==> flow/design.v <==
`timescale 1ns / 1ps
module div_iter (
  input div_clk,
  input resetn,
  input div,
  input div_signed,
  input [31:0] x,
  input [31:0] y,
  output [31:0]s,
  output [31:0] r,
  output reg complete
  );
  wire s_sign;
  wire r_sign;
  wire [31:0] x_abs;
  wire [31:0] y_abs;
  assign s_sign = div_signed ? (x[31] ^ y[31]) : 1'b0;
  assign r_sign = div_signed ? x[31] : 1'b0;
  assign x_abs  = div_signed ? (x[31] ? ~x + 32'd1 : x) : x;
  assign y_abs  = div_signed ? (y[31] ? ~y + 32'd1 : y) : y;
  wire [63:0] op_x_tmp;
  wire [32:0] op_x_high;
  wire        op_x_update;
  wire [32:0] sub_res;
  wire [31:0] r_tmp;
  wire [31:0] s_tmp1;
  reg  [63:0] op_x;
  reg  [32:0] op_y;
  reg  [5:0]  count;
  reg  [31:0] s_tmp;
  always @ ( posedge div_clk )
  begin
    if(!resetn)
    begin
      complete <= 1'b0;
      count    <= 6'd0;
      s_tmp    <= 32'd0;
    end
    else if(div&&!complete)
    begin
      if(count == 6'd0)
      begin
        op_x <= {32'd0,x_abs};
        op_y <= {1'b0,y_abs};
      end
      else if(op_x_update)
      begin
        op_x <= {sub_res,op_x_tmp[30:0]};
      end
      else if(!op_x_update)
        op_x <= op_x_tmp;
      count <= count == 6'd32 ? 6'd0 : count + 6'd1;
      complete <= count == 6'd32 ? 1'b1 : complete;
      s_tmp <= {s_tmp1[31:1],op_x_update};
    end
    else if(complete)
      complete <= 1'b0;
  end
assign s_tmp1 = (count == 6'd0) ? s_tmp : s_tmp << 1;
assign op_x_tmp = (count == 6'd0 || count == 6'd1) ? op_x : op_x << 1;
assign op_x_high = op_x_tmp[63:31];
assign sub_res = op_x_high + ~op_y + 1;
assign op_x_update = ~sub_res[32];
assign r_tmp = complete ? op_x[62:31] : 32'd0;
assign s = div_signed ? (s_sign ? ~s_tmp + 32'd1 : s_tmp) : s_tmp;
assign r = div_signed ? (r_sign ? ~r_tmp + 32'd1 : r_tmp) : r_tmp;
endmodule  
From RTL to reports: div_iter --
Tool output for the design above, in the order of the flow. Lines are those of the file above, counted from 1. Operators: Yosys type, input widths -> output width; for muxes data width and select width s. Cell names lack the library's common part. The mark - stands for no value.
Set-up: design top div_iter, clock port div_clk, cell library sky130hd, timing corner tt_025C_1v80

Word-level counts --
Counts by Yosys on the flattened word-level netlist (proc, flatten, opt, wreduce; memories kept). Register bits leave out memories and registers merged into their read ports (data or address). Print and check cells are left out. Cells with the same type and inputs are merged into one.
Word-level totals: cells after elaboration 51, register bits after elaboration 135, output and inout port bits 65, input bits 68
Operators by class: bitwise operators 8, reductions and logical operators 8, muxes and demuxes 17, add/subtract/negate cells 7, equal/unequal tests 3
Operators with widths (number):
- $mux 32 | 10
- $add 32x1->32 const B | 4
- $not 32->32 | 4
- $mux 64 | 1
- $mux 63 | 1
- $not 32->33 | 1
- $add 33x1->33 const B | 1
- $add 33x33->33 | 1
- $add 6x1->6 const B | 1
- $eq 6x1->1 const B | 1
- $eq 6x6->1 const B | 1
- $logic_not 6->1 | 1
- $mux 6 | 1
- $reduce_and 2->1 | 2
- $mux 1 | 4
- $reduce_and 3->1 | 1
- $not 1->1 | 2
- $ne 2x1->1 const B | 1
- $reduce_or 2->1 | 1
- $xor 1x1->1 | 1
- $logic_and 1x1->1 | 1
- $logic_or 1x1->1 | 1
- $logic_not 1->1 | 1

Depth --
Longest topological path by Yosys (ltp), each cell counted once; first at word level (registers and memories cut), then after technology mapping (sequential cells cut; the memories' decode and read muxes count).
Depth: depth in word-level cells 7, ABC_AREA 1, mapped depth 25, depth with buffers taken out 24

Mapped cells and area --
Yosys stat after the flow's synthesis: flattened, memories mapped to cells. It holds for the ABC_AREA given above (unset counts as 0); a run with the other value may have another netlist. The area totals of this step are shown rounded.
Mapped netlist: mapped flip-flops 135, sequential area 3660 um^2, cell area after synthesis 11700 um^2, buffer cells 47, mapped cells 1752
Cell types:
- edfxtp_1 | number 96, area in all 2.88E+03 um^2
- nand2_1 | number 471, area in all 1.77E+03 um^2
- inv_1 | number 277, area in all 1.04E+03 um^2
- dfxtp_1 | number 39, area in all 780.749 um^2
- nor2_1 | number 208, area in all 780.749 um^2
- o21ai_0 | number 129, area in all 645.619 um^2
- xor2_1 | number 67, area in all 586.813 um^2
- ha_1 | number 39, area in all 487.968 um^2
- a21oi_1 | number 80, area in all 400.384 um^2
- nand3_1 | number 79, area in all 395.379 um^2
- xnor2_1 | number 37, area in all 324.061 um^2
- nand2_2 | number 24, area in all 150.144 um^2
- nor3_1 | number 29, area in all 145.139 um^2
- nor2_2 | number 22, area in all 137.632 um^2
- o21bai_2 | number 11, area in all 123.869 um^2
- buf_2 | number 22, area in all 110.106 um^2
- o21bai_1 | number 12, area in all 90.086 um^2
- nand4_1 | number 13, area in all 81.328 um^2
Other cell types: 31; their cells: 97.

Timing after synthesis --
Source: OpenSTA report_checks on the synthesized netlist (no wires, ideal clock, input and output delay 20% of the period each), path of least setup slack; recovery checks are left aside. Register names are those of the netlist, which keeps one name where synthesis merged equal registers.
Timing path after synthesis: kind input port to flip-flop, start input port div, end register op_y[0], path buffers 0, clock period 5.0 ns, driving pins on the path 6, path slack 0.195 ns, library setup time 0.421 ns, path delay 3.805 ns, time at the first pin 1.000 ns, arrival time 4.384 ns, synthesis period reached 4.805 ns
"path delay" is the arrival time less input delay plus setup time. "driving pins on the path" counts driving pins, that of a launching flip-flop among them; a cell with two outputs on the path counts twice. "synthesis period reached" = period - worst setup slack (recovery checks aside). The figure is calculated, with input and output delays left at 20% of the set period. The rows between start and end are the longest chain of elaborated cells between them; the timing report does not say that the signal goes this way. Where chains are equally long, one stands for them. A line is the first line of the expression or statement that the cell stems from. Yosys adds cells for indexed reads and writes and turns some case tables into memories.
On the way, after synthesis: cell sequence inv_1 > nor2_1 > inv_2 > nor2_1 > inv_1 > nor2_1, length of the longest elaborated chain 2, elaborated cells between the ends (all ways) 2, source lines of those cells 1, classes of those cells reduce/logical: 2
Ends and longest elaborated chain, after synthesis:
- from (decl) | line 5 | input div,
- $logic_and 1x1->1 | line 39 | else if(div&&!complete)
- $reduce_and 3->1
- to (assign) | line 44 | op_y <= {1'b0,y_abs};

Timing after layout --
From the final timing report of flow run 2: the path of least setup slack in the routed layout; clock arrival at registers is part of the times.
Timing path post-layout: kind input port to output port, start input port div_signed, end output port s[25], arrival time 4.23 ns, path slack 0.86 ns, time at the first pin 1.27 ns, path buffers 2, driving pins on the path 10, clock period 6.36 ns
The rows between start and end are the longest chain of elaborated cells between them; the timing report does not say that the signal goes this way. Where chains are equally long, one stands for them.
On the way, post-layout: cell sequence clkdlybuf4s50_1 > nand2_1 > inv_1 > o21ai_2 > inv_2 > nand2_1 > o21ai_1 > xor2_1 > inv_1 > clkdlybuf4s50_1, length of the longest elaborated chain 3, elaborated cells between the ends (all ways) 3, source lines of those cells 2, classes of those cells mux: 3
Ends and longest elaborated chain, post-layout:
- from (decl) | line 6 | input div_signed,
- $mux 1 | line 17 | assign s_sign = div_signed ? (x[31] ^ y[31]) : 1'b0;
- $mux 32 x2 | line 65 | assign s = div_signed ? (s_sign ? ~s_tmp + 32'd1 : s_tmp) : s_tmp;
- to (decl) | line 9 | output [31:0]s,

Hand-over note for div_iter

Flow measurements of div_iter on sky130hd: 3 stored runs with different settings, listed in no order. Input and output delays are each 20% of the period that was set; the output load is 0.01 pF.
"clock period reached" is the run's clock period less its worst setup slack. It is reckoned from that one timing run; input and output delays stay at 20% of the period that was set.
"critical path time" is the time allowed to the run's worst setup path (the clock period less input and output delay, where it has them) less its slack. Clock arrival times count: a late capture clock shortens it, a late launch clock lengthens it.
"power" is the tool's figure for a default switching activity; nothing was simulated.
The results are shown rounded.

* Flow run 1 | settings: ABC_AREA 1; CAP_MARGIN 30; CELL_PAD_IN_SITES_DETAIL_PLACEMENT 1; CORE_MARGIN 8; CORE_UTILIZATION 69; CTS_CLUSTER_SIZE 37; GPL_ROUTABILITY_DRIVEN 1; GPL_TIMING_DRIVEN 0; HOLD_SLACK_MARGIN 0.16; MAX_ROUTING_LAYER met4; MIN_ROUTING_LAYER met2; PLACE_DENSITY_LB_ADDON 0.08; SETUP_SLACK_MARGIN 0.87; period_ns 3.33; SLEW_MARGIN 20 | incomplete, placement halted on DPL-0033
* Flow run 2 | settings: ABC_AREA 1; CORE_ASPECT_RATIO 1.42; CORE_UTILIZATION 62; CTS_CLUSTER_DIAMETER 129; HOLD_SLACK_MARGIN 0.27; MAX_ROUTING_LAYER met4; MIN_ROUTING_LAYER met1; PLACE_DENSITY_LB_ADDON 0.1; period_ns 6.36; CAP_MARGIN 20; CORE_MARGIN 2; SLEW_MARGIN 20 | results: worst hold slack in the final report 0.487 ns; setup total negative slack 0.000 ns; synthesis area 11,700 um^2; power 3,290 uW; area of the standard cells in the finished layout 13,700 um^2; clock period reached 5.502 ns; critical path time 2.96 ns; worst path kind input port to output port; worst slack on setup checks 0.858 ns; post-layout utilization 0.744; die outline area 20,000 um^2
* Flow run 3 | settings: ABC_AREA 0; CAP_MARGIN 35; CELL_PAD_IN_SITES_GLOBAL_PLACEMENT 1; CORE_MARGIN 7; CORE_UTILIZATION 72; MAX_ROUTING_LAYER met4; MIN_ROUTING_LAYER met2; period_ns 6.55; SLEW_MARGIN 20 | incomplete, placement halted on GPL-0301

End of note.
